==> flow/design.v <==
module alu #(
	parameter DATA_WIDTH = 32,
	parameter INST_WIDTH = 4
)(
	input                   i_clk,
	input                   i_rst_n,
	input  [DATA_WIDTH-1:0] i_data_a,
	input  [DATA_WIDTH-1:0] i_data_b,
	input  [INST_WIDTH-1:0] i_inst,
	input                   i_valid,
	output [DATA_WIDTH-1:0] o_data,
	output                  o_overflow,
	output                  o_valid
);
	reg [DATA_WIDTH - 1:0] o_data_r, o_data_w;
	reg o_overflow_r, o_overflow_w;
	reg o_valid_r, o_valid_w;
	reg [2 * DATA_WIDTH - 1:0] o_mul_temp;
	integer i;
	assign o_data = o_data_r;
	assign o_overflow = o_overflow_r;
	assign o_valid = o_valid_r;
	always @(*) begin
		if (i_valid) begin
			case (i_inst)
				4'd0: begin
					o_data_w = i_data_a + i_data_b;
					if (i_data_a[DATA_WIDTH - 1] && i_data_b[DATA_WIDTH - 1] && ~o_data_w[DATA_WIDTH - 1]) begin
						o_overflow_w = 1;
					end
					else if (~i_data_a[DATA_WIDTH - 1] && ~i_data_b[DATA_WIDTH - 1] && o_data_w[DATA_WIDTH - 1]) begin
						o_overflow_w = 1;
					end
					else begin
						o_overflow_w = 0;
					end
					o_valid_w = 1;
				end
				4'd1: begin
					o_data_w = i_data_a - i_data_b;
					if (~i_data_a[DATA_WIDTH - 1] && i_data_b[DATA_WIDTH - 1] && o_data_w[DATA_WIDTH - 1]) begin
						o_overflow_w = 1;
					end
					else if (i_data_a[DATA_WIDTH - 1] && ~i_data_b[DATA_WIDTH - 1] && ~o_data_w[DATA_WIDTH - 1]) begin
						o_overflow_w = 1;
					end
					else begin
						o_overflow_w = 0;
					end
					o_valid_w = 1;
				end
				4'd2: begin
					o_data_w = i_data_a * i_data_b;
					if ((i_data_a[DATA_WIDTH - 1] == i_data_b[DATA_WIDTH - 1]) && o_data_w[DATA_WIDTH - 1]) begin
						o_overflow_w = 1;
					end
					else if ((i_data_a[DATA_WIDTH - 1] != i_data_b[DATA_WIDTH - 1]) && ~o_data_w[DATA_WIDTH - 1]) begin
						o_overflow_w = 1;
					end
					else begin
						o_overflow_w = 0;
					end
					o_valid_w = 1;
				end
				4'd3: begin
					if (~i_data_a[DATA_WIDTH - 1] && i_data_b[DATA_WIDTH - 1]) begin
						o_data_w = i_data_a;
					end
					else if (i_data_a[DATA_WIDTH - 1] && ~i_data_b[DATA_WIDTH - 1]) begin
						o_data_w = i_data_b;
					end
					else if (i_data_a > i_data_b) begin
						o_data_w = i_data_a;
					end
					else begin
						o_data_w = i_data_b;
					end
					o_overflow_w = 0;
					o_valid_w = 1;
				end
				4'd4: begin
					if (~i_data_a[DATA_WIDTH - 1] && i_data_b[DATA_WIDTH - 1]) begin
						o_data_w = i_data_b;
					end
					else if (i_data_a[DATA_WIDTH - 1] && ~i_data_b[DATA_WIDTH - 1]) begin
						o_data_w = i_data_a;
					end
					else if (i_data_a < i_data_b) begin
						o_data_w = i_data_a;
					end
					else begin
						o_data_w = i_data_b;
					end
					o_overflow_w = 0;
					o_valid_w = 1;
				end
				4'd5: begin
					{o_overflow_w, o_data_w} = i_data_a + i_data_b;
					o_valid_w = 1;
				end
				4'd6: begin
					o_data_w = i_data_a - i_data_b;
					if (i_data_a < i_data_b) begin
						o_overflow_w = 1;
					end
					else begin
						o_overflow_w = 0;
					end
					o_valid_w = 1;
				end
				4'd7: begin
					o_mul_temp = i_data_a * i_data_b;
					o_overflow_w = 0;
					for (i = DATA_WIDTH; i < 2 * DATA_WIDTH; i = i + 1) begin
						if (o_mul_temp[i]) begin
							o_overflow_w = 1;
						end
					end
					o_data_w = o_mul_temp[DATA_WIDTH - 1:0];
					o_valid_w = 1;
				end
				4'd8: begin
					if (i_data_a > i_data_b) begin
						o_data_w = i_data_a;
					end
					else begin
						o_data_w = i_data_b;
					end
					o_overflow_w = 0;
					o_valid_w = 1;
				end
				4'd9: begin
					if (i_data_a < i_data_b) begin
						o_data_w = i_data_a;
					end
					else begin
						o_data_w = i_data_b;
					end
					o_overflow_w = 0;
					o_valid_w = 1;
				end
				4'd10: begin
					o_data_w = i_data_a & i_data_b;
					o_overflow_w = 0;
					o_valid_w = 1;
				end
				4'd11: begin
					o_data_w = i_data_a | i_data_b;
					o_overflow_w = 0;
					o_valid_w = 1;
				end
				4'd12: begin
					o_data_w = (i_data_a & ~i_data_b) | (~i_data_a & i_data_b);
					o_overflow_w = 0;
					o_valid_w = 1;
				end
				4'd13: begin
					o_data_w = ~i_data_a;
					o_overflow_w = 0;
					o_valid_w = 1;
				end
				4'd14: begin
					for (i = 0; i < DATA_WIDTH; i = i + 1) begin
						o_data_w[i] = i_data_a[DATA_WIDTH - 1 - i];
					end
					o_overflow_w = 0;
					o_valid_w = 1;
				end
				default: begin
					o_overflow_w = 0;
					o_data_w = 0;
					o_valid_w = 1;
				end
			endcase
		end
		else begin
			o_overflow_w = 0;
			o_data_w = 0;
			o_valid_w = 0;
		end
	end
	always @(posedge i_clk or negedge i_rst_n) begin
		if (~i_rst_n) begin
			o_data_r <= 0;
			o_overflow_r <= 0;
			o_valid_r <= 0;
		end
		else begin
			o_data_r <= o_data_w;
			o_overflow_r <= o_overflow_w;
			o_valid_r <= o_valid_w;
		end
	end
endmodule
Memo
Re: synthesis data of alu

Step by step through the tools: alu. Tool output for the design above before and after an edit, in the order of the flow. "before" refers to lines of the RTL above, "after" to lines of the edited file. "change": "after" minus "before" as printed here. "rel. change": 100 x difference / "before". Operators: Yosys type, input widths -> output width; for muxes data width and select width s. Library cell names are shortened. Not given: --

Top module: alu. Clock: i_clk. Cell library: sky130hd. Library corner: tt_025C_1v80.

Diff. The edit as a unified diff against the file above. This change comes from a script, not from a designer. The edited design behaves differently; no optimisation was intended.

```diff
@@ -180,11 +180,6 @@
 		end
 	end
-	always @(posedge i_clk or negedge i_rst_n) begin
-		if (~i_rst_n) begin
-			o_data_r <= 0;
-			o_overflow_r <= 0;
-			o_valid_r <= 0;
-		end
-		else begin
+	always @(posedge i_clk) begin
+		begin
 			o_data_r <= o_data_w;
 			o_overflow_r <= o_overflow_w;
```

Word level. Source: Yosys, flattened and elaborated, memories not mapped. Widths are those after wreduce; folded enables and synchronous resets count as part of the registers. Registers that Yosys merges into a memory's read port (data or address) are not register bits. Print and check cells do not count.

Cells by class: add/sub/neg operators (before 3, after 3, change 0, rel. change 0.00%); multipliers (before 2, after 2, change 0, rel. change 0.00%); divide/modulo/power cells (before 0, after 0, change 0); order comparisons (before 2, after 2, change 0, rel. change 0.00%); equality and inequality tests (before 16, after 16, change 0, rel. change 0.00%); shifts and indexed selects (before 0, after 0, change 0); multiplexer cells (before 81, after 78, change -3, rel. change -3.70%); bitwise gates (word level) (before 12, after 12, change 0, rel. change 0.00%); reduce/logical cells (before 12, after 12, change 0, rel. change 0.00%).

Operators with widths: $mux 1 (before 41, after 39, change -2, rel. change -4.88%); $mux 32 (before 7, after 6, change -1, rel. change -14.29%).

Unchanged operator kinds not shown: 22.

Word-level totals: register bits (before 34, after 34, change 0, rel. change 0.00%); latch bits (before 0, after 0, change 0); bits in writable memories (before 0, after 0, change 0); ROM bits (before 0, after 0, change 0); clocked read ports x word width (before 0, after 0, change 0); memories (before 0, after 0, change 0); input bits (before 71, after 71, change 0, rel. change 0.00%); output and inout port bits (before 34, after 34, change 0, rel. change 0.00%); elaborated cells (before 131, after 128, change -3, rel. change -2.29%).

Longest topological paths. Longest topological path by Yosys (ltp), each cell counted once; first at word level (registers and memories cut), then after technology mapping (sequential cells cut; the memories' decode and read muxes count).

Logic depth: word-level depth (before 35, after 34, change -1, rel. change -2.86%); ABC_AREA (before 0, after 0); gate-level depth with buffers (before 36, after 33, change -3, rel. change -8.33%); gate-level depth less buffers (before 32, after 29, change -3, rel. change -9.38%).

Netlist. The flow's flattened synthesis, as Yosys stat reports it; memories are mapped. The netlist is that of the ABC_AREA named above (0 if unset); the other value can give another one.

Cells by type: dfrtp_1 (before 34, after 0, change -34, rel. change -100.00%); dfxtp_1 (before 0, after 34, change +34); nor2_1 (before 929, after 901, change -28, rel. change -3.01%); clkbuf_1 (before 249, after 274, change +25, rel. change +10.04%); nand2_1 (before 390, after 403, change +13, rel. change +3.33%); o21ai_0 (before 159, after 169, change +10, rel. change +6.29%); buf_1 (before 61, after 51, change -10, rel. change -16.39%); a21o_1 (before 28, after 38, change +10, rel. change +35.71%); nand3_1 (before 24, after 34, change +10, rel. change +41.67%); o21bai_1 (before 20, after 30, change +10, rel. change +50.00%); a221oi_1 (before 25, after 33, change +8, rel. change +32.00%); o22ai_1 (before 29, after 22, change -7, rel. change -24.14%); xor2_1 (before 24, after 17, change -7, rel. change -29.17%); o21a_1 (before 10, after 17, change +7, rel. change +70.00%); inv_2 (before 9, after 2, change -7, rel. change -77.78%); nand4_1 (before 28, after 34, change +6, rel. change +21.43%); a31oi_1 (before 30, after 35, change +5, rel. change +16.67%); a211oi_1 (before 29, after 24, change -5, rel. change -17.24%).

Unchanged cell types not shown: 11. The list need not be complete.

Synthesis totals: cells in the netlist (before 4961, after 5022, change +61, rel. change +1.23%); synthesis area (um^2) (before 40106.0, after 40370.0, change +264.0, rel. change +0.66%); sequential part of the area (um^2) (before 850.8, after 680.7, change -170.1, rel. change -19.99%); mapped flip-flops (before 34, after 34, change 0, rel. change 0.00%).

Path before layout. Source: OpenSTA report_checks on the synthesized netlist (no wires, ideal clock, input and output delay 20% of the period each), path of least setup slack; recovery checks are left aside. Register names are those of the netlist, which keeps one name where synthesis merged equal registers.

Timing path after synthesis: kind (before input -> register, after input -> register); start (before in i_data_b[11], after in i_data_a[20]); end (before reg o_overflow_r, after reg o_overflow_r); period (ps) (before 12000, after 12000, change 0, rel. change 0.00%); input delay (ps) (before 2400, after 2400, change 0, rel. change 0.00%); library setup time (ps) (before 129, after 129, change 0); launch time at the first pin (ps) (before 2400, after 2400, change 0, rel. change 0.00%); data arrival time (ps) (before 10240, after 10209, change -31, rel. change -0.30%); required time (ps) (before 11871, after 11871, change 0, rel. change 0.00%); slack (ps) (before 1631, after 1662, change +31); path delay (ps) (before 7969, after 7938, change -31, rel. change -0.39%); driving pins on the path (before 28, after 28, change 0, rel. change 0.00%); buffers on the path (before 3, after 4, change +1, rel. change +33.33%); period reached after synthesis (ps) (before 10369, after 10338, change -31, rel. change -0.30%).

"path delay" is the arrival time less input delay plus setup time. "driving pins on the path" counts driving pins, that of a launching flip-flop among them; a cell with two outputs on the path counts twice. "period reached after synthesis" = period - worst setup slack (recovery checks aside). The figure is calculated, with input and output delays left at 20% of the set period. Between the ends stands the longest chain of elaborated cells between them, by number of cells; it is not shown to be the way that was timed. Of several equally long chains one is given. Each line given opens the expression or statement behind the cell; cells for indexed reads and writes are added by Yosys, which also makes memories of some case tables.

Between the ends, after synthesis, before:
Cells stage by stage: clkbuf_1 -> inv_1 -> clkbuf_1 -> buf_1 -> nor2_1 -> fa_1 -> inv_1 -> fa_1 -> fa_1 -> fa_1 -> fa_1 -> inv_1 -> fa_1 -> fa_1 -> fa_1 -> ha_1 -> nand2_1 -> nor4_1 -> inv_1 -> or4_1 -> o21ai_2 -> a31o_4 -> xor2_1 -> or4_1 -> nor4_1 -> and4_1 -> and4_1 -> o22ai_1. Under length of the longest elaborated chain stands 35.

RTL lines, path after synthesis, before: from (decl) (line 8) `input [DATA_WIDTH-1:0] i_data_b,`; $mul 32x32->64 (line 112) `o_mul_temp = i_data_a * i_data_b;`; $mux 1 x32 (line 115) `if (o_mul_temp[i]) begin`; $pmux 1 s6 (line 25) `case (i_inst)`; $mux 1 (line 24) `if (i_valid) begin`; to (assign) (line 185) `o_overflow_r <= 0;`; to (assign) (line 190) `o_overflow_r <= o_overflow_w;`; to (decl) (line 16) `reg o_overflow_r, o_overflow_w;`.

Between the ends, after synthesis, after:
Cells stage by stage: clkbuf_1 -> inv_1 -> clkbuf_1 -> buf_1 -> nor2_1 -> fa_1 -> inv_1 -> fa_1 -> fa_1 -> fa_1 -> inv_1 -> fa_1 -> fa_1 -> fa_1 -> fa_1 -> ha_1 -> clkbuf_1 -> and4_1 -> or3b_2 -> or3_1 -> and3_1 -> o211ai_2 -> a31oi_1 -> or3_1 -> nor4_1 -> nand4_1 -> o31ai_1 -> a31oi_1. Under length of the longest elaborated chain stands 34.

RTL lines, path after synthesis, after: from (decl) (line 7) `input [DATA_WIDTH-1:0] i_data_a,`; $mul 32x32->64 (line 112) `o_mul_temp = i_data_a * i_data_b;`; $mux 1 x32 (line 115) `if (o_mul_temp[i]) begin`; $pmux 1 s6 (line 25) `case (i_inst)`; to (assign) (line 185) `o_overflow_r <= o_overflow_w;`; to (decl) (line 16) `reg o_overflow_r, o_overflow_w;`.

Path in the finished layout. Path of least setup slack in the final report of the runs of pair A (OpenROAD, finished layout, wires in). Where an end is a register, its clock arrival counts in the times. The path's times are printed in steps of 10 ps; the period is the one set.

Timing path after layout: kind (before input -> register, after input -> register); start (before in i_data_b[20], after in i_data_a[17]); end (before reg o_overflow_r, after reg o_overflow_r); period (ps) (before 12000, after 12000, change 0, rel. change 0.00%); input delay (ps) (before 2400, after 2400, change 0, rel. change 0.00%); library setup time (ps) (before 120, after 110, change -10); launch time at the first pin (ps) (before 2400, after 2400, change 0, rel. change 0.00%); data arrival time (ps) (before 11760, after 11830, change +70, rel. change +0.60%); required time (ps) (before 12150, after 12180, change +30, rel. change +0.25%); slack (ps) (before 390, after 350, change -40); driving pins on the path (before 28, after 29, change +1, rel. change +3.57%); buffers on the path (before 2, after 4, change +2, rel. change +100.00%).

Between the ends stands the longest chain of elaborated cells between them, by number of cells; it is not shown to be the way that was timed. Of several equally long chains one is given.

Between the ends, after layout, before:
Cells stage by stage: clkdlybuf4s50_1 -> inv_1 -> buf_4 -> nor2_1 -> fa_1 -> inv_1 -> fa_1 -> fa_1 -> fa_1 -> fa_1 -> fa_1 -> fa_1 -> fa_1 -> inv_1 -> ha_1 -> a21oi_1 -> o21ai_0 -> a21boi_1 -> nor4_1 -> nor3_1 -> o211ai_1 -> a41oi_1 -> o2111ai_1 -> or4_1 -> nor4_1 -> and4_1 -> and4_1 -> o22ai_1. Under length of the longest elaborated chain stands 35.

RTL lines, path after layout, before: from (decl) (line 8) `input [DATA_WIDTH-1:0] i_data_b,`; $mul 32x32->64 (line 112) `o_mul_temp = i_data_a * i_data_b;`; $mux 1 x32 (line 115) `if (o_mul_temp[i]) begin`; $pmux 1 s6 (line 25) `case (i_inst)`; $mux 1 (line 24) `if (i_valid) begin`; to (assign) (line 185) `o_overflow_r <= 0;`; to (assign) (line 190) `o_overflow_r <= o_overflow_w;`; to (decl) (line 16) `reg o_overflow_r, o_overflow_w;`.

Between the ends, after layout, after:
Cells stage by stage: clkdlybuf4s50_1 -> clkinv_1 -> buf_4 -> nor2_1 -> fa_1 -> inv_1 -> fa_1 -> fa_1 -> fa_1 -> fa_1 -> fa_1 -> fa_1 -> fa_1 -> inv_1 -> ha_1 -> nand4_1 -> or3_1 -> nor4_1 -> o21ai_0 -> buf_4 -> and3_1 -> o211ai_2 -> a31oi_1 -> or3_1 -> nor4_1 -> nand4_1 -> o31ai_1 -> buf_4 -> a31oi_1. Under length of the longest elaborated chain stands 34.

RTL lines, path after layout, after: from (decl) (line 7) `input [DATA_WIDTH-1:0] i_data_a,`; $mul 32x32->64 (line 112) `o_mul_temp = i_data_a * i_data_b;`; $mux 1 x32 (line 115) `if (o_mul_temp[i]) begin`; $pmux 1 s6 (line 25) `case (i_inst)`; to (assign) (line 185) `o_overflow_r <= o_overflow_w;`; to (decl) (line 16) `reg o_overflow_r, o_overflow_w;`.

Flow runs. Both versions went through the flow (Yosys, OpenROAD) with the same settings in each pair. Constraints: input delay and output delay 20% of the set period each, output load 0.01 pF.

Flow settings, pair A:
For CORE_UTILIZATION the number is 40. For period_ns the number is 12.0. The entry for CAP_MARGIN reads 20. Under CORE_MARGIN stands 2. The entry for SLEW_MARGIN reads 20.

Measured results, pair A: chip area in the Yosys report (um^2) (before 40106.0, after 40370.0, change +264.0, rel. change +0.66%); total die area (um^2) (before 102813.0, after 103481.0, change +668.0, rel. change +0.65%); std-cell area (final layout) (um^2) (before 43758.2, after 44390.1, change +631.9, rel. change +1.44%); utilization after layout (%) (before 43.9, after 44.4, change +0.5); setup slack of the worst path (ps) (before 391, after 352, change -39); final setup TNS (ps) (before 0, after 0, change 0); clock period reached (ps) (before 11609, after 11648, change +39, rel. change +0.34%).

Flow settings, pair B:
The entry for CELL_PAD_IN_SITES_GLOBAL_PLACEMENT reads 1. Under CORE_MARGIN stands 7. For CORE_UTILIZATION the number is 22. For CTS_CLUSTER_DIAMETER the number is 33. CTS_CLUSTER_SIZE: 95. The figure for GPL_TIMING_DRIVEN is 0. The entry for PLACE_DENSITY_LB_ADDON reads 0.23. The figure for SETUP_SLACK_MARGIN is -0.61. The entry for SLEW_MARGIN reads 5. Under TNS_END_PERCENT stands 25. For period_ns the number is 12.9. The entry for CAP_MARGIN reads 20.

Measured results, pair B: chip area in the Yosys report (um^2) (before 40106.0, after 40370.0, change +264.0, rel. change +0.66%); total die area (um^2) (before 194450.0, after 195691.0, change +1241.0, rel. change +0.64%); std-cell area (final layout) (um^2) (before 45177.1, after 45616.2, change +439.1, rel. change +0.97%); utilization after layout (%) (before 25.0, after 25.0, change 0.0); setup slack of the worst path (ps) (before -722, after -525, change +197); final setup TNS (ps) (before -722, after -525, change +197); clock period reached (ps) (before 13622, after 13425, change -197, rel. change -1.45%).

"clock period reached" = clock period - worst setup slack. The figure is calculated, with input and output delays left at 20% of the set period.
